==> flow/design.v <==
`timescale 1ns / 1ps
`default_nettype none
module bit_extender(X,Z);
	input wire [15:0] X;
	output wire [31:0] Z;
	wire [31:0] T;
	assign T[15:0] = X[15:0];
	assign T[31] = X[15];
	assign T[30] = X[15];
	assign T[29] = X[15];
	assign T[28] = X[15];
	assign T[27] = X[15];
	assign T[26] = X[15];
	assign T[25] = X[15];
	assign T[24] = X[15];
	assign T[23] = X[15];
	assign T[22] = X[15];
	assign T[21] = X[15];
	assign T[20] = X[15];
	assign T[19] = X[15];
	assign T[18] = X[15];
	assign T[17] = X[15];
	assign T[16] = X[15];
	assign Z = T;
endmodule
`default_nettype wire
`timescale 1ns / 1ps
`default_nettype none
module mux_2to1(X,Y,C,R);
   parameter N = 32;
   input  wire [(N-1):0] X, Y;
   input  wire           C;
   output wire [(N-1):0] R;
   assign R = C ? Y : X;
endmodule
`default_nettype wire
`timescale 1ns / 1ps
`default_nettype none
module mux_4to1(W,X,Y,Z,C,R);
   parameter N = 32;
	input  wire [(N-1):0] W, X, Y, Z;
	input  wire [1:0]     C;
	output wire [(N-1):0] R;
   wire [(N-1):0] mux_lsb_0_out, mux_lsb_1_out;
   mux_2to1 #(.N(N)) MUX_LSB_0 (.X(W), .Y(X), .C(C[0]), .R(mux_lsb_0_out));
   mux_2to1 #(.N(N)) MUX_LSB_1 (.X(Y), .Y(Z), .C(C[0]), .R(mux_lsb_1_out));
   mux_2to1 #(.N(N)) MUX_MSB (.X(mux_lsb_0_out), .Y(mux_lsb_1_out), .C(C[1]), .R(R));
endmodule
`default_nettype wire
`timescale 1ns / 1ps
`default_nettype none
module mux_16to1(X1,X2,X3,X4,X5,X6,X7,X8,X9,X10,X11,X12,X13,X14,X15,X16,C,R);
   parameter N = 32;
	input  wire [(N-1):0] X1, X2, X3, X4, X5, X6, X7, X8,
                         X9, X10, X11, X12, X13, X14, X15, X16;
	input  wire [3:0]     C;
	output wire [(N-1):0] R;
   wire [(N-1):0] mux_lsb_0_out, mux_lsb_1_out, mux_lsb_2_out, mux_lsb_3_out;
   mux_4to1 #(.N(N)) MUX_LSB_0 (.W(X1), .X(X2), .Y(X3), .Z(X4), .C(C[1:0]), .R(mux_lsb_0_out));
   mux_4to1 #(.N(N)) MUX_LSB_1 (.W(X5), .X(X6), .Y(X7), .Z(X8), .C(C[1:0]), .R(mux_lsb_1_out));
   mux_4to1 #(.N(N)) MUX_LSB_2 (.W(X9), .X(X10), .Y(X11), .Z(X12), .C(C[1:0]), .R(mux_lsb_2_out));
   mux_4to1 #(.N(N)) MUX_LSB_3 (.W(X13), .X(X14), .Y(X15), .Z(X16), .C(C[1:0]), .R(mux_lsb_3_out));
   mux_4to1 #(.N(N)) MUX_MSB (.W(mux_lsb_0_out), .X(mux_lsb_1_out),
         .Y(mux_lsb_2_out), .Z(mux_lsb_3_out), .C(C[3:2]), .R(R));
endmodule
`default_nettype wire
`timescale 1ns / 1ps
`default_nettype none
module equals(X,Y,Z);
   parameter N = 32;
	input  wire [(N-1):0] X, Y;
	output wire Z;
   wire [(N-1):0] xnor_result;
   assign xnor_result = ~(X ^ Y);  
   assign Z = & xnor_result;  
endmodule
`default_nettype wire
`timescale 1ns / 1ps
`default_nettype none
module add_1bit(X,Y,C_IN,Z,C_OUT);
	input  wire X;
	input  wire Y;
	input  wire C_IN;
	output wire Z;
	output wire C_OUT;
   wire half_sum;
	assign half_sum = X ^ Y;
	assign Z = half_sum ^ C_IN;
	assign C_OUT = X ? (Y | C_IN) : (Y & C_IN);
endmodule
`default_nettype wire
`timescale 1ns / 1ps
`default_nettype none
module add_32bit(X,Y,C_IN,Z,C_OUT);
	input  wire [31:0] X;
	input  wire [31:0] Y;
	input  wire C_IN;
	output wire [31:0] Z;
	output wire C_OUT;
   wire [30:0] carry;
	add_1bit ADD0 (.X(X[0]), .Y(Y[0]), .C_IN(C_IN), .Z(Z[0]), .C_OUT(carry[0]));
	add_1bit ADD1 (.X(X[1]), .Y(Y[1]), .C_IN(carry[0]), .Z(Z[1]), .C_OUT(carry[1]));
	add_1bit ADD2 (.X(X[2]), .Y(Y[2]), .C_IN(carry[1]), .Z(Z[2]), .C_OUT(carry[2]));
	add_1bit ADD3 (.X(X[3]), .Y(Y[3]), .C_IN(carry[2]), .Z(Z[3]), .C_OUT(carry[3]));
	add_1bit ADD4 (.X(X[4]), .Y(Y[4]), .C_IN(carry[3]), .Z(Z[4]), .C_OUT(carry[4]));
	add_1bit ADD5 (.X(X[5]), .Y(Y[5]), .C_IN(carry[4]), .Z(Z[5]), .C_OUT(carry[5]));
	add_1bit ADD6 (.X(X[6]), .Y(Y[6]), .C_IN(carry[5]), .Z(Z[6]), .C_OUT(carry[6]));
	add_1bit ADD7 (.X(X[7]), .Y(Y[7]), .C_IN(carry[6]), .Z(Z[7]), .C_OUT(carry[7]));
	add_1bit ADD8 (.X(X[8]), .Y(Y[8]), .C_IN(carry[7]), .Z(Z[8]), .C_OUT(carry[8]));
	add_1bit ADD9 (.X(X[9]), .Y(Y[9]), .C_IN(carry[8]), .Z(Z[9]), .C_OUT(carry[9]));
	add_1bit ADD10 (.X(X[10]), .Y(Y[10]), .C_IN(carry[9]), .Z(Z[10]), .C_OUT(carry[10]));
	add_1bit ADD11 (.X(X[11]), .Y(Y[11]), .C_IN(carry[10]), .Z(Z[11]), .C_OUT(carry[11]));
	add_1bit ADD12 (.X(X[12]), .Y(Y[12]), .C_IN(carry[11]), .Z(Z[12]), .C_OUT(carry[12]));
	add_1bit ADD13 (.X(X[13]), .Y(Y[13]), .C_IN(carry[12]), .Z(Z[13]), .C_OUT(carry[13]));
	add_1bit ADD14 (.X(X[14]), .Y(Y[14]), .C_IN(carry[13]), .Z(Z[14]), .C_OUT(carry[14]));
	add_1bit ADD15 (.X(X[15]), .Y(Y[15]), .C_IN(carry[14]), .Z(Z[15]), .C_OUT(carry[15]));
	add_1bit ADD16 (.X(X[16]), .Y(Y[16]), .C_IN(carry[15]), .Z(Z[16]), .C_OUT(carry[16]));
	add_1bit ADD17 (.X(X[17]), .Y(Y[17]), .C_IN(carry[16]), .Z(Z[17]), .C_OUT(carry[17]));
	add_1bit ADD18 (.X(X[18]), .Y(Y[18]), .C_IN(carry[17]), .Z(Z[18]), .C_OUT(carry[18]));
	add_1bit ADD19 (.X(X[19]), .Y(Y[19]), .C_IN(carry[18]), .Z(Z[19]), .C_OUT(carry[19]));
	add_1bit ADD20 (.X(X[20]), .Y(Y[20]), .C_IN(carry[19]), .Z(Z[20]), .C_OUT(carry[20]));
	add_1bit ADD21 (.X(X[21]), .Y(Y[21]), .C_IN(carry[20]), .Z(Z[21]), .C_OUT(carry[21]));
	add_1bit ADD22 (.X(X[22]), .Y(Y[22]), .C_IN(carry[21]), .Z(Z[22]), .C_OUT(carry[22]));
	add_1bit ADD23 (.X(X[23]), .Y(Y[23]), .C_IN(carry[22]), .Z(Z[23]), .C_OUT(carry[23]));
	add_1bit ADD24 (.X(X[24]), .Y(Y[24]), .C_IN(carry[23]), .Z(Z[24]), .C_OUT(carry[24]));
	add_1bit ADD25 (.X(X[25]), .Y(Y[25]), .C_IN(carry[24]), .Z(Z[25]), .C_OUT(carry[25]));
	add_1bit ADD26 (.X(X[26]), .Y(Y[26]), .C_IN(carry[25]), .Z(Z[26]), .C_OUT(carry[26]));
	add_1bit ADD27 (.X(X[27]), .Y(Y[27]), .C_IN(carry[26]), .Z(Z[27]), .C_OUT(carry[27]));
	add_1bit ADD28 (.X(X[28]), .Y(Y[28]), .C_IN(carry[27]), .Z(Z[28]), .C_OUT(carry[28]));
	add_1bit ADD29 (.X(X[29]), .Y(Y[29]), .C_IN(carry[28]), .Z(Z[29]), .C_OUT(carry[29]));
	add_1bit ADD30 (.X(X[30]), .Y(Y[30]), .C_IN(carry[29]), .Z(Z[30]), .C_OUT(carry[30]));
	add_1bit ADD31 (.X(X[31]), .Y(Y[31]), .C_IN(carry[30]), .Z(Z[31]), .C_OUT(C_OUT));
endmodule
`default_nettype wire
`timescale 1ns / 1ps
`default_nettype none
module subtract_1bit(
   X,
   Y,
   C_IN,
   Z,
   C_OUT
);
	input  wire X;
	input  wire Y;
	input  wire C_IN;
	output wire Z;
	output wire C_OUT;
   assign Z = (X^Y)^C_IN;
   assign C_OUT = X ? (Y & C_IN) : (Y | C_IN);
endmodule
`default_nettype wire
`timescale 1ns / 1ps
`default_nettype none
module subtract_32bit(
   X,
   Y,
   C_IN,
   Z,
   C_OUT
);
	input  wire [31:0] X;
	input  wire [31:0] Y;
	input  wire C_IN;
	output wire [31:0] Z;
	output wire C_OUT;
   wire [30:0] carry;
   subtract_1bit sub1_0 (.X(X[0]), .Y(Y[0]), .C_IN(C_IN), .Z(Z[0]), .C_OUT(carry[0]));
   subtract_1bit sub1_1 (.X(X[1]), .Y(Y[1]), .C_IN(carry[0]), .Z(Z[1]), .C_OUT(carry[1]));
   subtract_1bit sub1_2 (.X(X[2]), .Y(Y[2]), .C_IN(carry[1]), .Z(Z[2]), .C_OUT(carry[2]));
   subtract_1bit sub1_3 (.X(X[3]), .Y(Y[3]), .C_IN(carry[2]), .Z(Z[3]), .C_OUT(carry[3]));
   subtract_1bit sub1_4 (.X(X[4]), .Y(Y[4]), .C_IN(carry[3]), .Z(Z[4]), .C_OUT(carry[4]));
   subtract_1bit sub1_5 (.X(X[5]), .Y(Y[5]), .C_IN(carry[4]), .Z(Z[5]), .C_OUT(carry[5]));
   subtract_1bit sub1_6 (.X(X[6]), .Y(Y[6]), .C_IN(carry[5]), .Z(Z[6]), .C_OUT(carry[6]));
   subtract_1bit sub1_7 (.X(X[7]), .Y(Y[7]), .C_IN(carry[6]), .Z(Z[7]), .C_OUT(carry[7]));
   subtract_1bit sub1_8 (.X(X[8]), .Y(Y[8]), .C_IN(carry[7]), .Z(Z[8]), .C_OUT(carry[8]));
   subtract_1bit sub1_9 (.X(X[9]), .Y(Y[9]), .C_IN(carry[8]), .Z(Z[9]), .C_OUT(carry[9]));
   subtract_1bit sub1_10 (.X(X[10]), .Y(Y[10]), .C_IN(carry[9]), .Z(Z[10]), .C_OUT(carry[10]));
   subtract_1bit sub1_11 (.X(X[11]), .Y(Y[11]), .C_IN(carry[10]), .Z(Z[11]), .C_OUT(carry[11]));
   subtract_1bit sub1_12 (.X(X[12]), .Y(Y[12]), .C_IN(carry[11]), .Z(Z[12]), .C_OUT(carry[12]));
   subtract_1bit sub1_13 (.X(X[13]), .Y(Y[13]), .C_IN(carry[12]), .Z(Z[13]), .C_OUT(carry[13]));
   subtract_1bit sub1_14 (.X(X[14]), .Y(Y[14]), .C_IN(carry[13]), .Z(Z[14]), .C_OUT(carry[14]));
   subtract_1bit sub1_15 (.X(X[15]), .Y(Y[15]), .C_IN(carry[14]), .Z(Z[15]), .C_OUT(carry[15]));
   subtract_1bit sub1_16 (.X(X[16]), .Y(Y[16]), .C_IN(carry[15]), .Z(Z[16]), .C_OUT(carry[16]));
   subtract_1bit sub1_17 (.X(X[17]), .Y(Y[17]), .C_IN(carry[16]), .Z(Z[17]), .C_OUT(carry[17]));
   subtract_1bit sub1_18 (.X(X[18]), .Y(Y[18]), .C_IN(carry[17]), .Z(Z[18]), .C_OUT(carry[18]));
   subtract_1bit sub1_19 (.X(X[19]), .Y(Y[19]), .C_IN(carry[18]), .Z(Z[19]), .C_OUT(carry[19]));
   subtract_1bit sub1_20 (.X(X[20]), .Y(Y[20]), .C_IN(carry[19]), .Z(Z[20]), .C_OUT(carry[20]));
   subtract_1bit sub1_21 (.X(X[21]), .Y(Y[21]), .C_IN(carry[20]), .Z(Z[21]), .C_OUT(carry[21]));
   subtract_1bit sub1_22 (.X(X[22]), .Y(Y[22]), .C_IN(carry[21]), .Z(Z[22]), .C_OUT(carry[22]));
   subtract_1bit sub1_23 (.X(X[23]), .Y(Y[23]), .C_IN(carry[22]), .Z(Z[23]), .C_OUT(carry[23]));
   subtract_1bit sub1_24 (.X(X[24]), .Y(Y[24]), .C_IN(carry[23]), .Z(Z[24]), .C_OUT(carry[24]));
   subtract_1bit sub1_25 (.X(X[25]), .Y(Y[25]), .C_IN(carry[24]), .Z(Z[25]), .C_OUT(carry[25]));
   subtract_1bit sub1_26 (.X(X[26]), .Y(Y[26]), .C_IN(carry[25]), .Z(Z[26]), .C_OUT(carry[26]));
   subtract_1bit sub1_27 (.X(X[27]), .Y(Y[27]), .C_IN(carry[26]), .Z(Z[27]), .C_OUT(carry[27]));
   subtract_1bit sub1_28 (.X(X[28]), .Y(Y[28]), .C_IN(carry[27]), .Z(Z[28]), .C_OUT(carry[28]));
   subtract_1bit sub1_29 (.X(X[29]), .Y(Y[29]), .C_IN(carry[28]), .Z(Z[29]), .C_OUT(carry[29]));
   subtract_1bit sub1_30 (.X(X[30]), .Y(Y[30]), .C_IN(carry[29]), .Z(Z[30]), .C_OUT(carry[30]));
   subtract_1bit sub1_31 (.X(X[31]), .Y(Y[31]), .C_IN(carry[30]), .Z(Z[31]), .C_OUT(C_OUT));
endmodule
`default_nettype wire
`timescale 1ns / 1ps
`default_nettype none
module set_less_than_32bit(X,Y,Z);
	input  wire [31:0] X;
	input  wire [31:0] Y;
	output wire Z;
   wire sign_bit_xor, sub_cout;
   wire [31:0] subtract_result;
   assign sign_bit_xor = X[31] ^ Y[31];
   subtract_32bit SUB1 (.X(X), .Y(Y), .Z(subtract_result), .C_IN(1'b0), .C_OUT(sub_cout));
   assign Z = sign_bit_xor ? X[31] : subtract_result[31];
endmodule
`default_nettype wire
`timescale 1ns / 1ps
`default_nettype none
module shift_left_1bit(X,Y,I,Z);
	input  wire [31:0] X;
	input  wire [31:0] Y;
	input  wire [31:0] I;
	output wire Z;
   wire [31:0] index;
   wire lt0, gt31, temp;
   subtract_32bit SUB (.X(I), .Y(Y), .Z(index), .C_IN(1'b0), .C_OUT(temp));
   set_less_than_32bit LT0 (.X(index), .Y(32'd0), .Z(lt0));
   set_less_than_32bit GT31 (.X(32'd31), .Y(index), .Z(gt31));
   assign Z = (lt0 | gt31) ? 1'b0 : X[index];
endmodule
`default_nettype wire
`timescale 1ns / 1ps
`default_nettype none
module shift_right_1bit(X,Y,I,V,Z);
	input  wire [31:0] X, Y, I;
   input  wire V;
	output wire Z;
   wire [31:0] index;
   wire lt32, gte0, temp;
   add_32bit ADD (.X(I), .Y(Y), .Z(index), .C_IN(1'b0), .C_OUT(temp));
   set_less_than_32bit LT32 (.X(index), .Y(32'd32), .Z(lt32));
   set_less_than_32bit GTE0 (.X(32'hffffffff), .Y(index), .Z(gte0));
   assign Z = (lt32 & gte0) ? X[index] : V;
endmodule
`default_nettype wire
`timescale 1ns / 1ps
`default_nettype none
module shift_left_32bit(X,Y,Z);
	input  wire [31:0] X;
	input  wire [31:0] Y;
	output wire [31:0] Z;
   wire [31:0] tempZ;
   shift_left_1bit BIT0 (.X(X), .Y(Y), .I(0), .Z(tempZ[0]));
   shift_left_1bit BIT1 (.X(X), .Y(Y), .I(1), .Z(tempZ[1]));
   shift_left_1bit BIT2 (.X(X), .Y(Y), .I(2), .Z(tempZ[2]));
   shift_left_1bit BIT3 (.X(X), .Y(Y), .I(3), .Z(tempZ[3]));
   shift_left_1bit BIT4 (.X(X), .Y(Y), .I(4), .Z(tempZ[4]));
   shift_left_1bit BIT5 (.X(X), .Y(Y), .I(5), .Z(tempZ[5]));
   shift_left_1bit BIT6 (.X(X), .Y(Y), .I(6), .Z(tempZ[6]));
   shift_left_1bit BIT7 (.X(X), .Y(Y), .I(7), .Z(tempZ[7]));
   shift_left_1bit BIT8 (.X(X), .Y(Y), .I(8), .Z(tempZ[8]));
   shift_left_1bit BIT9 (.X(X), .Y(Y), .I(9), .Z(tempZ[9]));
   shift_left_1bit BIT10 (.X(X), .Y(Y), .I(10), .Z(tempZ[10]));
   shift_left_1bit BIT11 (.X(X), .Y(Y), .I(11), .Z(tempZ[11]));
   shift_left_1bit BIT12 (.X(X), .Y(Y), .I(12), .Z(tempZ[12]));
   shift_left_1bit BIT13 (.X(X), .Y(Y), .I(13), .Z(tempZ[13]));
   shift_left_1bit BIT14 (.X(X), .Y(Y), .I(14), .Z(tempZ[14]));
   shift_left_1bit BIT15 (.X(X), .Y(Y), .I(15), .Z(tempZ[15]));
   shift_left_1bit BIT16 (.X(X), .Y(Y), .I(16), .Z(tempZ[16]));
   shift_left_1bit BIT17 (.X(X), .Y(Y), .I(17), .Z(tempZ[17]));
   shift_left_1bit BIT18 (.X(X), .Y(Y), .I(18), .Z(tempZ[18]));
   shift_left_1bit BIT19 (.X(X), .Y(Y), .I(19), .Z(tempZ[19]));
   shift_left_1bit BIT20 (.X(X), .Y(Y), .I(20), .Z(tempZ[20]));
   shift_left_1bit BIT21 (.X(X), .Y(Y), .I(21), .Z(tempZ[21]));
   shift_left_1bit BIT22 (.X(X), .Y(Y), .I(22), .Z(tempZ[22]));
   shift_left_1bit BIT23 (.X(X), .Y(Y), .I(23), .Z(tempZ[23]));
   shift_left_1bit BIT24 (.X(X), .Y(Y), .I(24), .Z(tempZ[24]));
   shift_left_1bit BIT25 (.X(X), .Y(Y), .I(25), .Z(tempZ[25]));
   shift_left_1bit BIT26 (.X(X), .Y(Y), .I(26), .Z(tempZ[26]));
   shift_left_1bit BIT27 (.X(X), .Y(Y), .I(27), .Z(tempZ[27]));
   shift_left_1bit BIT28 (.X(X), .Y(Y), .I(28), .Z(tempZ[28]));
   shift_left_1bit BIT29 (.X(X), .Y(Y), .I(29), .Z(tempZ[29]));
   shift_left_1bit BIT30 (.X(X), .Y(Y), .I(30), .Z(tempZ[30]));
   shift_left_1bit BIT31 (.X(X), .Y(Y), .I(31), .Z(tempZ[31]));
   mux_2to1 SPECIAL_CASE (.X(tempZ), .Y(32'b0), .C(Y[31]), .R(Z));
endmodule
`default_nettype wire
`timescale 1ns / 1ps
`default_nettype none
module shift_right_logical_32bit(X,Y,Z);
	input  wire [31:0] X;
	input  wire [31:0] Y;
	output wire [31:0] Z;
   wire [31:0] tempZ;
   shift_right_1bit BIT0 (.X(X), .Y(Y), .I(0), .V(1'b0), .Z(tempZ[0]));
   shift_right_1bit BIT1 (.X(X), .Y(Y), .I(1), .V(1'b0), .Z(tempZ[1]));
   shift_right_1bit BIT2 (.X(X), .Y(Y), .I(2), .V(1'b0), .Z(tempZ[2]));
   shift_right_1bit BIT3 (.X(X), .Y(Y), .I(3), .V(1'b0), .Z(tempZ[3]));
   shift_right_1bit BIT4 (.X(X), .Y(Y), .I(4), .V(1'b0), .Z(tempZ[4]));
   shift_right_1bit BIT5 (.X(X), .Y(Y), .I(5), .V(1'b0), .Z(tempZ[5]));
   shift_right_1bit BIT6 (.X(X), .Y(Y), .I(6), .V(1'b0), .Z(tempZ[6]));
   shift_right_1bit BIT7 (.X(X), .Y(Y), .I(7), .V(1'b0), .Z(tempZ[7]));
   shift_right_1bit BIT8 (.X(X), .Y(Y), .I(8), .V(1'b0), .Z(tempZ[8]));
   shift_right_1bit BIT9 (.X(X), .Y(Y), .I(9), .V(1'b0), .Z(tempZ[9]));
   shift_right_1bit BIT10 (.X(X), .Y(Y), .I(10), .V(1'b0), .Z(tempZ[10]));
   shift_right_1bit BIT11 (.X(X), .Y(Y), .I(11), .V(1'b0), .Z(tempZ[11]));
   shift_right_1bit BIT12 (.X(X), .Y(Y), .I(12), .V(1'b0), .Z(tempZ[12]));
   shift_right_1bit BIT13 (.X(X), .Y(Y), .I(13), .V(1'b0), .Z(tempZ[13]));
   shift_right_1bit BIT14 (.X(X), .Y(Y), .I(14), .V(1'b0), .Z(tempZ[14]));
   shift_right_1bit BIT15 (.X(X), .Y(Y), .I(15), .V(1'b0), .Z(tempZ[15]));
   shift_right_1bit BIT16 (.X(X), .Y(Y), .I(16), .V(1'b0), .Z(tempZ[16]));
   shift_right_1bit BIT17 (.X(X), .Y(Y), .I(17), .V(1'b0), .Z(tempZ[17]));
   shift_right_1bit BIT18 (.X(X), .Y(Y), .I(18), .V(1'b0), .Z(tempZ[18]));
   shift_right_1bit BIT19 (.X(X), .Y(Y), .I(19), .V(1'b0), .Z(tempZ[19]));
   shift_right_1bit BIT20 (.X(X), .Y(Y), .I(20), .V(1'b0), .Z(tempZ[20]));
   shift_right_1bit BIT21 (.X(X), .Y(Y), .I(21), .V(1'b0), .Z(tempZ[21]));
   shift_right_1bit BIT22 (.X(X), .Y(Y), .I(22), .V(1'b0), .Z(tempZ[22]));
   shift_right_1bit BIT23 (.X(X), .Y(Y), .I(23), .V(1'b0), .Z(tempZ[23]));
   shift_right_1bit BIT24 (.X(X), .Y(Y), .I(24), .V(1'b0), .Z(tempZ[24]));
   shift_right_1bit BIT25 (.X(X), .Y(Y), .I(25), .V(1'b0), .Z(tempZ[25]));
   shift_right_1bit BIT26 (.X(X), .Y(Y), .I(26), .V(1'b0), .Z(tempZ[26]));
   shift_right_1bit BIT27 (.X(X), .Y(Y), .I(27), .V(1'b0), .Z(tempZ[27]));
   shift_right_1bit BIT28 (.X(X), .Y(Y), .I(28), .V(1'b0), .Z(tempZ[28]));
   shift_right_1bit BIT29 (.X(X), .Y(Y), .I(29), .V(1'b0), .Z(tempZ[29]));
   shift_right_1bit BIT30 (.X(X), .Y(Y), .I(30), .V(1'b0), .Z(tempZ[30]));
   shift_right_1bit BIT31 (.X(X), .Y(Y), .I(31), .V(1'b0), .Z(tempZ[31]));
   mux_2to1 SPECIAL_CASE (.X(tempZ), .Y(32'b0), .C(Y[31]), .R(Z));
endmodule
`default_nettype wire
`timescale 1ns / 1ps
`default_nettype none
module shift_right_arithmetic_32bit(X,Y,Z);
	input  wire [31:0] X;
	input  wire [31:0] Y;
	output wire [31:0] Z;
   wire [31:0] tempZ;
   shift_right_1bit BIT0 (.X(X), .Y(Y), .I(0), .V(X[31]), .Z(tempZ[0]));
   shift_right_1bit BIT1 (.X(X), .Y(Y), .I(1), .V(X[31]), .Z(tempZ[1]));
   shift_right_1bit BIT2 (.X(X), .Y(Y), .I(2), .V(X[31]), .Z(tempZ[2]));
   shift_right_1bit BIT3 (.X(X), .Y(Y), .I(3), .V(X[31]), .Z(tempZ[3]));
   shift_right_1bit BIT4 (.X(X), .Y(Y), .I(4), .V(X[31]), .Z(tempZ[4]));
   shift_right_1bit BIT5 (.X(X), .Y(Y), .I(5), .V(X[31]), .Z(tempZ[5]));
   shift_right_1bit BIT6 (.X(X), .Y(Y), .I(6), .V(X[31]), .Z(tempZ[6]));
   shift_right_1bit BIT7 (.X(X), .Y(Y), .I(7), .V(X[31]), .Z(tempZ[7]));
   shift_right_1bit BIT8 (.X(X), .Y(Y), .I(8), .V(X[31]), .Z(tempZ[8]));
   shift_right_1bit BIT9 (.X(X), .Y(Y), .I(9), .V(X[31]), .Z(tempZ[9]));
   shift_right_1bit BIT10 (.X(X), .Y(Y), .I(10), .V(X[31]), .Z(tempZ[10]));
   shift_right_1bit BIT11 (.X(X), .Y(Y), .I(11), .V(X[31]), .Z(tempZ[11]));
   shift_right_1bit BIT12 (.X(X), .Y(Y), .I(12), .V(X[31]), .Z(tempZ[12]));
   shift_right_1bit BIT13 (.X(X), .Y(Y), .I(13), .V(X[31]), .Z(tempZ[13]));
   shift_right_1bit BIT14 (.X(X), .Y(Y), .I(14), .V(X[31]), .Z(tempZ[14]));
   shift_right_1bit BIT15 (.X(X), .Y(Y), .I(15), .V(X[31]), .Z(tempZ[15]));
   shift_right_1bit BIT16 (.X(X), .Y(Y), .I(16), .V(X[31]), .Z(tempZ[16]));
   shift_right_1bit BIT17 (.X(X), .Y(Y), .I(17), .V(X[31]), .Z(tempZ[17]));
   shift_right_1bit BIT18 (.X(X), .Y(Y), .I(18), .V(X[31]), .Z(tempZ[18]));
   shift_right_1bit BIT19 (.X(X), .Y(Y), .I(19), .V(X[31]), .Z(tempZ[19]));
   shift_right_1bit BIT20 (.X(X), .Y(Y), .I(20), .V(X[31]), .Z(tempZ[20]));
   shift_right_1bit BIT21 (.X(X), .Y(Y), .I(21), .V(X[31]), .Z(tempZ[21]));
   shift_right_1bit BIT22 (.X(X), .Y(Y), .I(22), .V(X[31]), .Z(tempZ[22]));
   shift_right_1bit BIT23 (.X(X), .Y(Y), .I(23), .V(X[31]), .Z(tempZ[23]));
   shift_right_1bit BIT24 (.X(X), .Y(Y), .I(24), .V(X[31]), .Z(tempZ[24]));
   shift_right_1bit BIT25 (.X(X), .Y(Y), .I(25), .V(X[31]), .Z(tempZ[25]));
   shift_right_1bit BIT26 (.X(X), .Y(Y), .I(26), .V(X[31]), .Z(tempZ[26]));
   shift_right_1bit BIT27 (.X(X), .Y(Y), .I(27), .V(X[31]), .Z(tempZ[27]));
   shift_right_1bit BIT28 (.X(X), .Y(Y), .I(28), .V(X[31]), .Z(tempZ[28]));
   shift_right_1bit BIT29 (.X(X), .Y(Y), .I(29), .V(X[31]), .Z(tempZ[29]));
   shift_right_1bit BIT30 (.X(X), .Y(Y), .I(30), .V(X[31]), .Z(tempZ[30]));
   shift_right_1bit BIT31 (.X(X), .Y(Y), .I(31), .V(X[31]), .Z(tempZ[31]));
   wire [31:0] test_minus1;
   wire [1:0] spec_cases;
   wire temp, test_gt31, test_lt0;
   add_32bit TEST_MINUS1_ADD (.X(X), .Y(32'b1), .Z(test_minus1), .C_IN(1'b0), .C_OUT(temp));
   set_less_than_32bit LT0 (.X(Y), .Y(32'b0), .Z(test_lt0));
   set_less_than_32bit GT31 (.X(32'd31), .Y(Y), .Z(test_gt31));
   assign spec_cases[0] = 1'b0;  
   assign spec_cases[1] = test_gt31 | test_lt0;
   mux_4to1 SPECIALCASES (.W(tempZ), .X(32'b0), .Y(32'b0), .Z(32'b0), .C(spec_cases), .R(Z));
endmodule
`default_nettype wire
`timescale 1ns / 1ps
`default_nettype none
module alu(X,Y,op_code,Z,overflow,equal,zero);
	input  wire [31:0] X;
	input  wire [31:0] Y;
	input  wire [3:0] op_code;
	output wire [31:0] Z;
	output wire overflow;
	output wire equal;
	output wire zero;
   wire [31:0] and_output, or_output,  xor_output, nor_output, add_output,
               sub_output, slt_output, srl_output, sra_output, sll_output;
   wire add_cout, sub_cout;
   assign and_output = X & Y;
   assign or_output  = X | Y;
   assign xor_output = X ^ Y;
   assign nor_output = ~or_output;
   add_32bit ADDER (.X(X), .Y(Y), .C_IN(1'b0), .Z(add_output), .C_OUT(add_cout));
   subtract_32bit SUBTRACTER (.X(X), .Y(Y), .C_IN(1'b0), .Z(sub_output), .C_OUT(sub_cout));
   set_less_than_32bit SLT (.X(X), .Y(Y), .Z(slt_output[0]));
   assign slt_output[31:1] = 31'b0;
   shift_right_logical_32bit SRL (.X(Y), .Y(X), .Z(srl_output));
   shift_right_arithmetic_32bit SRA (.X(Y), .Y(X), .Z(sra_output));
   shift_left_32bit SLL (.X(Y), .Y(X), .Z(sll_output));
   mux_16to1 RESULT_MUX
             (.X1(and_output),
              .X2(or_output),
              .X3(xor_output),
              .X4(nor_output),
              .X5(32'b0),
              .X6(add_output),
              .X7(sub_output),
              .X8(slt_output),
              .X9(srl_output),
              .X10(sll_output),
              .X11(sra_output),
              .X12(32'b0),
              .X13(32'b0),
              .X14(32'b0),
              .X15(32'b0),
              .X16(32'b0),
              .C(op_code),
              .R(Z));
    mux_16to1 #(.N(1)) VALIDITY_MUX
              (.X1(1'b1),
               .X2(1'b1),
               .X3(1'b1),
               .X4(1'b1),
               .X5(1'b1),  
               .X6(1'b1),
               .X7(1'b1),
               .X8(1'b1),
               .X9(1'b1),
               .X10(1'b1),
               .X11(1'b1),
               .X12(1'b0),
               .X13(1'b0),
               .X14(1'b0),
               .X15(1'b0),
               .X16(1'b0),
               .C(op_code),
               .R(is_valid));
    wire is_valid, sub_equal_0, z_equal_0, overflow_bit;
    wire [1:0] op_is_add_sub;
    equals #(.N(4)) IS_ADD (.X(op_code), .Y(4'b0101), .Z(op_is_add_sub[1]));
    equals #(.N(4)) IS_SUB (.X(op_code), .Y(4'b0110), .Z(op_is_add_sub[0]));
    equals #(.N(32)) SUB_IS_0 (.X(sub_output), .Y(32'b0), .Z(sub_equal_0));
    equals #(.N(32)) Z_IS_0 (.X(Z), .Y(32'b0), .Z(z_equal_0));
    wire sub_overflow = (X[31] ^ Y[31]) ? (X[31] ^ Z[31]) : 0;
    wire add_overflow = (X[31] ^ Y[31]) ? 0 : (X[31] ^ Z[31]);
    mux_4to1 #(.N(1)) OVERFLOW (.W(1'b0), .X(sub_overflow), .Y(add_overflow),
                                .Z(1'b0), .R(overflow_bit), .C(op_is_add_sub));
    assign equal = is_valid ? sub_equal_0 : 1'b0;
    assign zero = is_valid ? z_equal_0 : 1'b0;
    assign overflow = is_valid ? overflow_bit : 1'b0;
endmodule
`default_nettype wire
`timescale 1ns / 1ps
`default_nettype none
module alu_control(alu_op, opcode, F, op);
	input  wire [2:0] alu_op;  
   input  wire [5:0] opcode;
	input  wire [5:0] F;
	output reg [3:0] op;
	always @(*) begin
      op <= 4'b0101;  
      if (alu_op == 3'b000) begin
         if (opcode == 6'b001000) op <= 4'b0101;   
         else if (opcode == 6'b001100) op <= 4'b0000;   
         else if (opcode == 6'b001101) op <= 4'b0001;   
         else if (opcode == 6'b001010) op <= 4'b0111;   
         else if (opcode == 6'b001110) op <= 4'b0010;   
      end  
      else if (alu_op == 3'b001 || alu_op == 3'b100) op <= 4'b0101;
		else if (alu_op == 3'b010) op <= 4'b0110;
		else if (alu_op === 3'b011) begin
         if (F == 6'b100100) op <= 4'b0000;  
         else if (F == 6'b100101) op <= 4'b0001;  
         else if (F == 6'b100110) op <= 4'b0010;  
         else if (F == 6'b100111) op <= 4'b0011;  
         else if (F == 6'b100000) op <= 4'b0101;  
         else if (F == 6'b100010) op <= 4'b0110;  
         else if (F == 6'b101010) op <= 4'b0111;  
         else if (F == 6'b000010) op <= 4'b1000;  
         else if (F == 6'b000000) op <= 4'b1001;  
         else if (F == 6'b000011) op <= 4'b1010;  
		end
	end
endmodule
`default_nettype wire
`timescale 1ns / 1ps
`default_nettype none
module control_unit(cclk, rstb, I, State, PcWriteCond, PcWrite, IorD, MemRead, MemWrite,
   MemToReg, IrWrite, PcSource, AluOp, AluSrcA, AluSrcB, RegWrite, RegDst, NextState);
   input  wire cclk, rstb;
	input  wire [31:0] I;
   input  wire [3:0] State;
   output wire PcWrite, IorD, MemRead, MemWrite, MemToReg, IrWrite, RegWrite;
   output wire [1:0] PcSource, PcWriteCond, AluSrcA, AluSrcB, RegDst;
   output wire [2:0] AluOp;
   output reg  [3:0] NextState;
	wire R;   
   wire RS;  
	wire L;   
	wire S;   
	wire B;   
   wire J;   
   wire JAL;
	assign R = ~I[31] & ~I[30] & ~I[29] & ~I[28] & ~I[27] & ~I[26];
   assign RS = R & (I[5:2] == 4'b0000);
	assign L = I[31] & ~I[30] & ~I[29] & ~I[28] & I[27] & I[26];
	assign S = I[31] & ~I[30] & I[29] & ~I[28] & I[27] & I[26];
	assign B = ~I[31] & ~I[30] & ~I[29] & I[28] & ~I[27];
   assign J = (~I[31] & ~I[30] & ~I[29] & ~I[28] & I[27]) | (R & (I[20:0] == 20'd8));
   assign JAL = J & (I[31:26] == 6'b000011);
   assign PcWrite = (State == 4'b0000 | State == 4'b1001) ? 1'b1 : 1'b0;
   assign PcWriteCond = (State == 4'b1000) ? {B & I[26], B & ~I[26]} : 2'b0;
   assign IorD = (State == 4'b0011 | State == 4'b0101) ? 1'b1 : 1'b0;
   assign MemRead = (State == 4'b0000 | State == 4'b0011) ? 1'b1 : 1'b0;
   assign MemWrite = (State == 4'b0101) ? 1'b1 : 1'b0;
   assign MemToReg = (State == 4'b0100) ? 1'b1 : 1'b0;
   assign IrWrite = (State == 4'b0000) ? 1'b1 : 1'b0;
   assign RegWrite = (State == 4'b0100 | State == 4'b0111 | State == 4'b1011 | State == 4'b1101) ? 1'b1 : 1'b0;
   assign RegDst = (State == 4'b1101) ? 2'b10
         : (State == 4'b0111 ? 1'b1 : 1'b0);
   assign AluSrcA = (State == 4'b0010 | State == 4'b0110 |
         State == 4'b1000 | State == 4'b1010) ? (R & RS ? 2'b10 : 2'b01) : 2'b00;
   assign AluSrcB = (State == 4'b0000) ? 2'b01
         : ((State == 4'b0001) ? 2'b11
            : ((State == 4'b0010 | State == 4'b1010) ? 2'b10 : 2'b00));
   assign PcSource = (State == 4'b1000) ? 2'b01
         : ((State == 4'b1001) ? (R ? 2'b11 : 2'b10) : 2'b00);
	assign AluOp = (State == 4'b0000 | State == 4'b0001) ? 3'b100
      : (R ? 3'b011
         : (B ? 3'b010
            : ((L | S) ? 3'b001 : 3'b000)));
   always @(posedge cclk) begin
      if (~rstb) begin
         NextState <= 4'b0000;
      end else begin
         case (State)
         4'b0000: NextState <= 4'b0001;
         4'b0001: begin
            if (JAL) NextState <= 4'b1101;
            else if (J) NextState <= 4'b1001;
            else if (B) NextState <= 4'b1000;
            else if (L | S) NextState <= 4'b0010;
            else if (R) NextState <= 4'b0110;
            else NextState <= 4'b1010;
         end
         4'b0010: begin
            if (L) NextState <= 4'b0011;
            else if (S) NextState <= 4'b0101;
            else NextState <= 4'b1111;
         end
         4'b0011: begin
            if (L) NextState <= 4'b0100;
            else NextState <= 4'b1111;
         end
         4'b0100: begin
            if (L) NextState <= 4'b0000;
            else NextState <= 4'b1111;
         end
         4'b0101: begin
            if (S) NextState <= 4'b1100;
            else NextState <= 4'b1111;
         end
         4'b0110: begin
            if (R) NextState <= 4'b0111;
            else NextState <= 4'b1111;
         end
         4'b0111: begin
            if (R) NextState <= 4'b0000;
            else NextState <= 4'b1111;
         end
         4'b1000: begin
            if (B) NextState <= 4'b1100;
            else NextState <= 4'b1111;
         end
         4'b1001: begin
            if (J) NextState <= 4'b1100;
            else NextState <= 4'b1111;
         end
         4'b1010: begin
            if (~R && ~J) NextState <= 4'b1011;
            else NextState <= 4'b1111;
         end
         4'b1011: begin
            if (~R && ~J) NextState <= 4'b0000;
            else NextState <= 4'b1111;
         end
         4'b1100: NextState <= 4'b0000;
         4'b1101: begin
            if (JAL) NextState <= 4'b1001;
            else NextState <= 4'b1111;
         end
         default: NextState <= 4'b1111;
         endcase
      end
   end
endmodule
`default_nettype wire
`timescale 1ns / 1ps
`default_nettype none
module register_file(cclk,rstb,write,read_reg_0,read_reg_1,write_reg,write_data,reg0,reg1);
	input  wire cclk;
	input  wire rstb;
	input  wire write;
	input  wire [4:0] read_reg_0;
	input  wire [4:0] read_reg_1;
	input  wire [4:0] write_reg;
	input  wire [31:0] write_data;
	output wire [31:0] reg0;
	output wire [31:0] reg1;
   reg [31:0] registers[31:0];
   assign reg0 = registers[read_reg_0];
   assign reg1 = registers[read_reg_1];
   always @(posedge cclk) begin
      if (~rstb) begin
         registers[0] <= 32'b0;
         registers[1] <= 32'b0;
         registers[2] <= 32'b0;
         registers[3] <= 32'b0;
         registers[4] <= 32'b0;
         registers[5] <= 32'b0;
         registers[6] <= 32'b0;
         registers[7] <= 32'b0;
         registers[8] <= 32'b0;
         registers[9] <= 32'b0;
         registers[10] <= 32'b0;
         registers[11] <= 32'b0;
         registers[12] <= 32'b0;
         registers[13] <= 32'b0;
         registers[14] <= 32'b0;
         registers[15] <= 32'b0;
         registers[16] <= 32'b0;
         registers[17] <= 32'b0;
         registers[18] <= 32'b0;
         registers[19] <= 32'b0;
         registers[20] <= 32'b0;
         registers[21] <= 32'b0;
         registers[22] <= 32'b0;
         registers[23] <= 32'b0;
         registers[24] <= 32'b0;
         registers[25] <= 32'b0;
         registers[26] <= 32'b0;
         registers[27] <= 32'b0;
         registers[28] <= 32'b0;
         registers[29] <= 32'b0;
         registers[30] <= 32'b0;
         registers[31] <= 32'b0;
      end else begin
         if (write) begin
            registers[write_reg] <= write_data;
         end
      end
   end
endmodule
`default_nettype wire
`timescale 1ns/1ps
`default_nettype none
module mips(clk, rstb, mem_wr_data, mem_addr, mem_rd_data, mem_wr_ena, PC);
	input wire clk, rstb;
	output wire mem_wr_ena;
	output wire [31:0] mem_wr_data, mem_addr;
	input wire [31:0] mem_rd_data;             
	output reg [31:0] PC;
   reg  [31:0] MemDataReg, InstReg, RegA, RegB, AluOut;
   wire [4:0] RegFile_WriteAddr;
   wire [31:0] RegFile_WriteData;
   wire [31:0] RegFile_Data0, RegFile_Data1, AluAMux, AluBMux;
   wire Ctl_PcWrite, Ctl_IorD, Ctl_MemRead, Ctl_MemWrite,
        Ctl_MemToReg, Ctl_IrWrite, Ctl_RegWrite;
   wire [1:0] Ctl_PcWriteCond, Ctl_PcSource, Ctl_AluSrcA, Ctl_AluSrcB, Ctl_RegDst;
   wire [2:0] Ctl_AluOp;
   wire [3:0] Ctl_State;
   wire [3:0] AluCtl_AluOpcode;
   wire Alu_Zero;
   wire [31:0] Alu_Z;
   wire [31:0] SignExtend_Out;
   assign mem_addr = Ctl_IorD ? AluOut : PC;
   assign mem_wr_data = RegB;
   assign mem_wr_ena = Ctl_MemWrite;
   assign RegFile_WriteAddr = Ctl_RegDst[1] ? 5'd31 : (Ctl_RegDst[0] ? InstReg[15:11] : InstReg[20:16]);
   assign RegFile_WriteData = Ctl_RegDst[1] ? PC : (Ctl_MemToReg ? mem_rd_data : AluOut);
   assign AluAMux = Ctl_AluSrcA[1] ? InstReg[10:6] : (Ctl_AluSrcA[0] ? RegA : PC);
   assign AluBMux = Ctl_AluSrcB[1]
      ? (Ctl_AluSrcB[0] ? {SignExtend_Out[29:0],2'b0} : SignExtend_Out)
      : (Ctl_AluSrcB[0] ? 32'd4 : RegB);
	register_file REGFILE (.cclk(clk), .rstb(rstb), .write(Ctl_RegWrite),
         .write_reg(RegFile_WriteAddr), .write_data(RegFile_WriteData),
         .read_reg_0(InstReg[25:21]), .read_reg_1(InstReg[20:16]),
         .reg0(RegFile_Data0), .reg1(RegFile_Data1));
   control_unit CONTROL (.cclk(clk), .rstb(rstb), .I(InstReg), .State(Ctl_State),
      .PcWriteCond(Ctl_PcWriteCond), .PcWrite(Ctl_PcWrite), .IorD(Ctl_IorD),
      .MemRead(Ctl_MemRead), .MemWrite(Ctl_MemWrite), .MemToReg(Ctl_MemToReg),
      .IrWrite(Ctl_IrWrite), .PcSource(Ctl_PcSource), .AluOp(Ctl_AluOp),
      .AluSrcA(Ctl_AluSrcA), .AluSrcB(Ctl_AluSrcB), .RegWrite(Ctl_RegWrite),
      .RegDst(Ctl_RegDst), .NextState(Ctl_State));
   alu_control ALU_CONTROL (.alu_op(Ctl_AluOp),
      .opcode(InstReg[31:26]), .F(InstReg[5:0]), .op(AluCtl_AluOpcode));
   alu ALU (.X(AluAMux), .Y(AluBMux), .op_code(AluCtl_AluOpcode), .Z(Alu_Z), .zero(Alu_Zero));
   bit_extender SIGN_EXTEND (.X(InstReg[15:0]), .Z(SignExtend_Out));
   always @(posedge clk) begin
      if (~rstb) begin
         MemDataReg <= 32'b0;
         InstReg <= 32'b0;
         RegA <= 32'b0;
         RegB <= 32'b0;
         AluOut <= 32'b0;
         PC <= 32'h00400000;
      end else begin
         RegA <= RegFile_Data0;
         RegB <= RegFile_Data1;
         if (Ctl_MemToReg) MemDataReg <= mem_rd_data;
         if (Ctl_IrWrite) InstReg <= mem_rd_data;
         AluOut <= Alu_Z;
         if (Ctl_PcWrite || (Ctl_PcWriteCond[0] & Alu_Zero) ||
              (Ctl_PcWriteCond[1] & ~Alu_Zero)) begin
            case (Ctl_PcSource)
            2'b00: PC <= Alu_Z;
            2'b01: PC <= AluOut;
            2'b10: PC <= {PC[31:28], InstReg[25:0], 2'b0};
            2'b11: PC <= RegA;
            endcase
         end
      end
   end
endmodule
`default_nettype wire
From RTL to reports: mips --
What the tools print for mips, step after step. Lines are those of the file above, counted from 1. Library cell names are shortened. A cell with -- has no value.
Inputs: top module mips, clock clk, library sky130hd, library corner tt_025C_1v80

Word level --
Source: Yosys, flattened and elaborated, memories not mapped. Widths are those after wreduce. Registers that Yosys merges into a memory's read port (data or address) are not register bits. Print and check cells do not count. Yosys's memory passes give these memory sizes; they may raise the number of words (mostly to a power of two), join words into wider ones and drop unused or constant bits.
Bit counts: register bits after elaboration 100, bits in latches 0, RAM bits 1024, memory bits (read-only) 0, memories 1
Memories:
- REGFILE.registers | words 32, bits a word 32, RTL line 612 | reg [31:0] registers[31:0];
Cells by class: add/sub/neg operators 0, $mul 0, div/mod/pow operators 0, $lt $le $gt $ge 0, equality and inequality tests 36, shift operators 64, mux-type cells 1184, bitwise logic cells 4642, reduce/logical cells 13
Operators by type and width (number):
- variable part select 32 x 32 -> 1 bit | 64
- XOR 1 bit | 1879
- bitwise OR 1 bit | 1762
- 2-to-1 mux 1 bit | 1105
- AND 1 bit | 949
- 2-to-1 mux 32 bit | 24
- case mux 32 bit (select 4 bit) | 1
- 2-to-1 mux 4 bit | 30
- NOT 32 bit | 2
- case mux 4 bit (select 14 bit) | 1
- NOT 1 bit | 47
- == test 6 bit with constant B | 7
- AND 32 bit | 1
- bitwise OR 32 bit | 1
- XOR 32 bit | 1
- AND reduction 32 bit | 1
- == test 6 x 4 -> 1 bit with constant B | 5
- == test 4 bit with constant B | 6
- 2-to-1 mux 2 bit | 12
- == test 21 x 4 -> 1 bit with constant B | 1
- 2-to-1 mux 5 bit | 4
- == test 6 x 2 -> 1 bit with constant B | 3
- 2-to-1 mux 3 bit | 6
- 2-to-1 mux 17 bit | 1
- == test 4 x 3 -> 1 bit with constant B | 4
- == test 4 x 2 -> 1 bit with constant B | 2
- zero test 4 bit | 2
- zero test 6 bit | 1
Other operator kinds: 13; their cells: 17.

Longest topological paths --
Depth = most cells in a row (Yosys ltp): at word level without a register or memory, in the mapped netlist without a sequential cell, where the memories' decode and read muxes count.
Depth: word-level depth 86, ABC_AREA 0, gate-level depth with buffers 63, gate-level depth less buffers 54

Mapped cells and area --
The flow's flattened synthesis, as Yosys stat reports it; memories are mapped. The netlist is that of the ABC_AREA named above (0 if unset); the other value can give another one. The area totals of this step are shown rounded.
Mapped netlist: cell count 8389, synthesis area 98000 µm², area of sequential cells 34000 µm², mapped flip-flops 1198, buffer cells 584
Cells by type:
- edfxtp_1 | number 1024, total area 3.07E+04 µm²
- ha_1 | number 1760, total area 2.2E+04 µm²
- mux4_2 | number 712, total area 1.6E+04 µm²
- nor2_1 | number 1396, total area 5.24E+03 µm²
- dfxtp_1 | number 174, total area 3.48E+03 µm²
- mux2i_1 | number 252, total area 2.52E+03 µm²
- nor4_1 | number 374, total area 2.34E+03 µm²
- clkbuf_1 | number 447, total area 1.68E+03 µm²
- nand2_1 | number 383, total area 1.44E+03 µm²
- o21ai_0 | number 170, total area 850.816 µm²
- a21oi_1 | number 158, total area 790.758 µm²
- nand3_1 | number 128, total area 640.614 µm²
- mux2_2 | number 52, total area 585.562 µm²
- nor3_1 | number 115, total area 575.552 µm²
- nand4_1 | number 82, total area 512.992 µm²
- inv_1 | number 128, total area 480.461 µm²
- o211ai_1 | number 55, total area 412.896 µm²
- a211oi_1 | number 46, total area 345.331 µm²
Other cell types: 103; their cells: 933. By module: a second synthesis without flattening, with its own total; a netlist apart from the flattened one above.
Second synthesis, totals: cell total of the unflattened synthesis 43791, area (unflattened synthesis) 420000 µm²
Rows give one instance, submodules left out.
Modules:
- subtract_1bit | instances 7296, cells 4, area 33 µm², sequential area 0.0 µm²
- add_1bit | instances 2080, cells 2, area 34 µm², sequential area 0.0 µm²
- register_file | instances 1, cells 4646, area 56000 µm², sequential area 31000 µm²
- shift_right_1bit | instances 64, cells 34, area 360 µm², sequential area 0.0 µm²
- shift_left_1bit | instances 32, cells 26, area 340 µm², sequential area 0.0 µm²
- mux_2to1 #(N=32) | instances 18, cells 36, area 540 µm², sequential area 0.0 µm²
- mips | instances 1, cells 784, area 7900 µm², sequential area 3200 µm²
- set_less_than_32bit | instances 195, cells 4, area 16 µm², sequential area 0.0 µm²
- alu | instances 1, cells 200, area 1600 µm², sequential area 0.0 µm²
- mux_2to1 | instances 2, cells 36, area 540 µm², sequential area 0.0 µm²
- control_unit | instances 1, cells 127, area 820 µm², sequential area 80 µm²
- equals #(N=32) | instances 2, cells 43, area 350 µm², sequential area 0.0 µm²
- mux_2to1 #(N=1) | instances 18, cells 1, area 15 µm², sequential area 0.0 µm²
- bit_extender | instances 1, cells 32, area 240 µm², sequential area 0.0 µm²
Modules not listed: 12.

Timing after synthesis --
Path of least setup slack by OpenSTA after synthesis, without wires, with an ideal clock, recovery checks aside; 20% of the period is set as input and as output delay. Where synthesis merged equal registers, the netlist keeps one of their names.
Path post-synthesis: path type flip-flop to flip-flop, start reg InstReg[4], end reg PC[22], clock period 13.0 ns, library setup time 0.125 ns, arrival time 11.973 ns, required time 12.875 ns, path slack 0.902 ns, delay of the path 12.098 ns, stages on the path 52, path buffers 5, period reached after synthesis 12.098 ns
"delay of the path" is the arrival time less input delay plus setup time. "stages on the path" counts driving pins, that of a launching flip-flop among them; a cell with two outputs on the path counts twice. "period reached after synthesis" is the clock period less the worst setup slack; recovery checks do not enter. This is arithmetic on one report: input and output delays are still those of the set period (20% each). The rows between start and end are the longest chain of elaborated cells between them; the timing report does not say that the signal goes this way. Where chains are equally long, one stands for them. Each line given opens the expression or statement behind the cell; cells for indexed reads and writes are added by Yosys, which also makes memories of some case tables. At most two assigning lines are given for a register; there are more.
On the way, post-synthesis: cells stage by stage dfxtp_1 -> buf_6 -> or4_4 -> buf_6 -> nor4_4 -> or2_2 -> clkbuf_1 -> inv_1 -> ha_1 -> ha_1 -> ha_1 -> ha_1 -> ha_1 -> ha_1 -> ha_1 -> ha_1 -> ha_1 -> ha_1 -> [16 not listed] -> nor4_1 -> nand3_1 -> or3_1 -> a222oi_1 -> a31oi_1 -> a2111oi_0 -> a32oi_1 -> a2111oi_0 -> nand4_1 -> nor4_1 -> nand4_1 -> nor4_2 -> nand4_1 -> nor4_4 -> nor3_1 -> buf_6 -> buf_6 -> mux2i_1, length of the longest elaborated chain 80, elaborated cells on any way between the ends 5807, classes of those cells eq/ne: 9; shift: 64; mux: 1129; logic: 4600; reduce/logical: 5
RTL lines, path post-synthesis:
- start, declared | RTL line 665 | reg  [31:0] MemDataReg, InstReg, RegA, RegB, AluOut;
- start, assigned | RTL line 704 | InstReg <= 32'b0;
- start, assigned | RTL line 713 | if (Ctl_IrWrite) InstReg <= mem_rd_data;
- zero test 4 bit | RTL line 507 | assign RS = R & (I[5:2] == 4'b0000);
- AND 1 bit | RTL line 507
- AND 1 bit | RTL line 524 | State == 4'b1000 | State == 4'b1010) ? (R & RS ? 2'b10 : 2'b01) : 2'b00;
- 2-to-1 mux 2 bit | RTL line 524
- 2-to-1 mux 2 bit | RTL line 523 | assign AluSrcA = (State == 4'b0010 | State == 4'b0110 |
- 2-to-1 mux 32 bit x2 | RTL line 683 | assign AluAMux = Ctl_AluSrcA[1] ? InstReg[10:6] : (Ctl_AluSrcA[0] ? RegA : PC);
- 2-to-1 mux 1 bit | RTL line 150 | assign C_OUT = X ? (Y & C_IN) : (Y | C_IN);
- [61 not listed]
- 2-to-1 mux 1 bit | RTL line 212 | assign Z = sign_bit_xor ? X[31] : subtract_result[31];
- 2-to-1 mux 32 bit x4 | RTL line 34 | assign R = C ? Y : X;
- NOT 32 bit | RTL line 74 | assign xnor_result = ~(X ^ Y);
- AND reduction 32 bit | RTL line 75 | assign Z = & xnor_result;
- 2-to-1 mux 1 bit | RTL line 451 | assign zero = is_valid ? z_equal_0 : 1'b0;
- AND 1 bit | RTL line 715 | if (Ctl_PcWrite || (Ctl_PcWriteCond[0] & Alu_Zero) ||
- logical OR 1 bit x2 | RTL line 715
- end, assigned | RTL line 718 | 2'b00: PC <= Alu_Z;
- end, assigned | RTL line 719 | 2'b01: PC <= AluOut;
- end, declared | RTL line 664 | output reg [31:0] PC;

Timing after layout --
From the final timing report of run 2: the path of least setup slack in the routed layout; clock arrival at registers is part of the times.
Path post-layout: path type flip-flop to flip-flop, start reg CONTROL.NextState, end reg PC[6], clock period 7.24 ns, library setup time 0.04 ns, arrival time 11.99 ns, required time 7.99 ns, path slack -4.00 ns, stages on the path 60, path buffers 9
Where an end lacks its bit number, it is one bit of the signal, or one of the new flip-flops if synthesis recoded a state register. The rows between start and end are the longest chain of elaborated cells between them; the timing report does not say that the signal goes this way. Where chains are equally long, one stands for them. At most two assigning lines are given for a register; there are more.
On the way, post-layout: cells stage by stage dfxtp_2 -> or4_4 -> buf_6 -> buf_12 -> buf_16 -> nand4_1 -> nand3_4 -> ha_4 -> ha_4 -> buf_4 -> ha_4 -> ha_4 -> ha_1 -> ha_1 -> ha_2 -> ha_2 -> ha_1 -> ha_2 -> [24 not listed] -> a311oi_2 -> a22oi_2 -> nor4_4 -> nand4_1 -> buf_4 -> and4bb_1 -> nand4_1 -> nor4_2 -> nand4_1 -> nor4_4 -> buf_4 -> nand4_1 -> nor4_4 -> buf_4 -> nor3_4 -> buf_6 -> buf_12 -> mux2i_2, length of the longest elaborated chain 80, elaborated cells on any way between the ends 5815, classes of those cells eq/ne: 13; shift: 64; mux: 1127; logic: 4604; reduce/logical: 7
RTL lines, path post-layout:
- start, declared | RTL line 498 | output reg  [3:0] NextState;
- start, assigned | RTL line 536 | NextState <= 4'b0000;
- start, assigned | RTL line 539 | 4'b0000: NextState <= 4'b0001;
- == test 4 x 2 -> 1 bit | RTL line 527 | : ((State == 4'b0010 | State == 4'b1010) ? 2'b10 : 2'b00));
- bitwise OR 1 bit | RTL line 527
- 2-to-1 mux 2 bit | RTL line 527
- 2-to-1 mux 2 bit | RTL line 526 | : ((State == 4'b0001) ? 2'b11
- 2-to-1 mux 2 bit | RTL line 525 | assign AluSrcB = (State == 4'b0000) ? 2'b01
- 2-to-1 mux 32 bit | RTL line 686 | : (Ctl_AluSrcB[0] ? 32'd4 : RegB);
- 2-to-1 mux 32 bit | RTL line 684 | assign AluBMux = Ctl_AluSrcB[1]
- [62 not listed]
- 2-to-1 mux 1 bit | RTL line 212 | assign Z = sign_bit_xor ? X[31] : subtract_result[31];
- 2-to-1 mux 32 bit x4 | RTL line 34 | assign R = C ? Y : X;
- NOT 32 bit | RTL line 74 | assign xnor_result = ~(X ^ Y);
- AND reduction 32 bit | RTL line 75 | assign Z = & xnor_result;
- 2-to-1 mux 1 bit | RTL line 451 | assign zero = is_valid ? z_equal_0 : 1'b0;
- AND 1 bit | RTL line 715 | if (Ctl_PcWrite || (Ctl_PcWriteCond[0] & Alu_Zero) ||
- logical OR 1 bit x2 | RTL line 715
- end, assigned | RTL line 718 | 2'b00: PC <= Alu_Z;
- end, assigned | RTL line 719 | 2'b01: PC <= AluOut;
- end, declared | RTL line 664 | output reg [31:0] PC;

Lab notebook: mips

Flow measurements of mips on sky130hd: 5 stored runs with different settings, listed in no order. Input and output delays are each 20% of the period that was set; the output load is 0.01 pF.
"worst setup path time" means the part of the period allowed to the worst setup path (the constraints hold back 20% at inputs and 20% at outputs) less its slack; where the path has registers, the arrival times of their clocks count too.
"power" rests on the timing tool's default activity at the inputs, not on a simulated workload.
The measured numbers are rounded.
[run 1] settings: ABC_AREA=0, CELL_PAD_IN_SITES_DETAIL_PLACEMENT=1, CORE_ASPECT_RATIO=0.66, CORE_UTILIZATION=49, CTS_CLUSTER_DIAMETER=296, GPL_ROUTABILITY_DRIVEN=0, MAX_ROUTING_LAYER=met4, MIN_ROUTING_LAYER=met2, PLACE_DENSITY=0.91, SETUP_SLACK_MARGIN=3.33, period_ns=16.4, CAP_MARGIN=20, CORE_MARGIN=2, SLEW_MARGIN=20
[run 1] result: did not finish, routing stopped with GRT-0116
[run 2] settings: CAP_MARGIN=5, CELL_PAD_IN_SITES_DETAIL_PLACEMENT=1, CORE_ASPECT_RATIO=0.74, CORE_MARGIN=7, CORE_UTILIZATION=25, CTS_CLUSTER_DIAMETER=340, CTS_CLUSTER_SIZE=79, GPL_ROUTABILITY_DRIVEN=0, GPL_TIMING_DRIVEN=1, HOLD_SLACK_MARGIN=0.11, PLACE_DENSITY_LB_ADDON=0.08, SLEW_MARGIN=0, TNS_END_PERCENT=80, period_ns=7.24
[run 2] result: chip area after synthesis (Yosys) 98000 µm², die area 410000 µm², utilization 33%, worst setup slack after layout -4.0 ns, power 25 mW, worst setup path time 11.24 ns, worst setup path kind flip-flop to flip-flop
[run 3] settings: ABC_AREA=0, CORE_MARGIN=9, CORE_UTILIZATION=43, CTS_CLUSTER_DIAMETER=75, SETUP_SLACK_MARGIN=-0.05, TNS_END_PERCENT=20, period_ns=7.81, CAP_MARGIN=20, SLEW_MARGIN=20
[run 3] result: chip area after synthesis (Yosys) 98000 µm², die area 250000 µm², utilization 51%, worst setup slack after layout -3.2 ns, power 23 mW, worst setup path time 11.03 ns, worst setup path kind flip-flop to flip-flop
[run 4] settings: CAP_MARGIN=5, CELL_PAD_IN_SITES_DETAIL_PLACEMENT=1, CORE_ASPECT_RATIO=0.74, CORE_MARGIN=7, CORE_UTILIZATION=25, CTS_CLUSTER_DIAMETER=216, CTS_CLUSTER_SIZE=79, GPL_ROUTABILITY_DRIVEN=1, GPL_TIMING_DRIVEN=0, HOLD_SLACK_MARGIN=0.11, MAX_ROUTING_LAYER=met4, MIN_ROUTING_LAYER=met2, PLACE_DENSITY_LB_ADDON=0.08, SLEW_MARGIN=5, TNS_END_PERCENT=80, period_ns=7.24
[run 4] result: did not finish, routing stopped with GRT-0116
[run 5] settings: CELL_PAD_IN_SITES_DETAIL_PLACEMENT=1, CORE_ASPECT_RATIO=0.69, CORE_MARGIN=2, CORE_UTILIZATION=53, CTS_CLUSTER_DIAMETER=262, CTS_CLUSTER_SIZE=47, HOLD_SLACK_MARGIN=0.04, MAX_ROUTING_LAYER=met4, SETUP_SLACK_MARGIN=1.56, SLEW_MARGIN=30, TNS_END_PERCENT=20, period_ns=21.5, CAP_MARGIN=20
[run 5] result: chip area after synthesis (Yosys) 98000 µm², die area 190000 µm², utilization 57%, worst setup slack after layout 7.0 ns, power 7.2 mW, worst setup path time 14.53 ns, worst setup path kind flip-flop to flip-flop
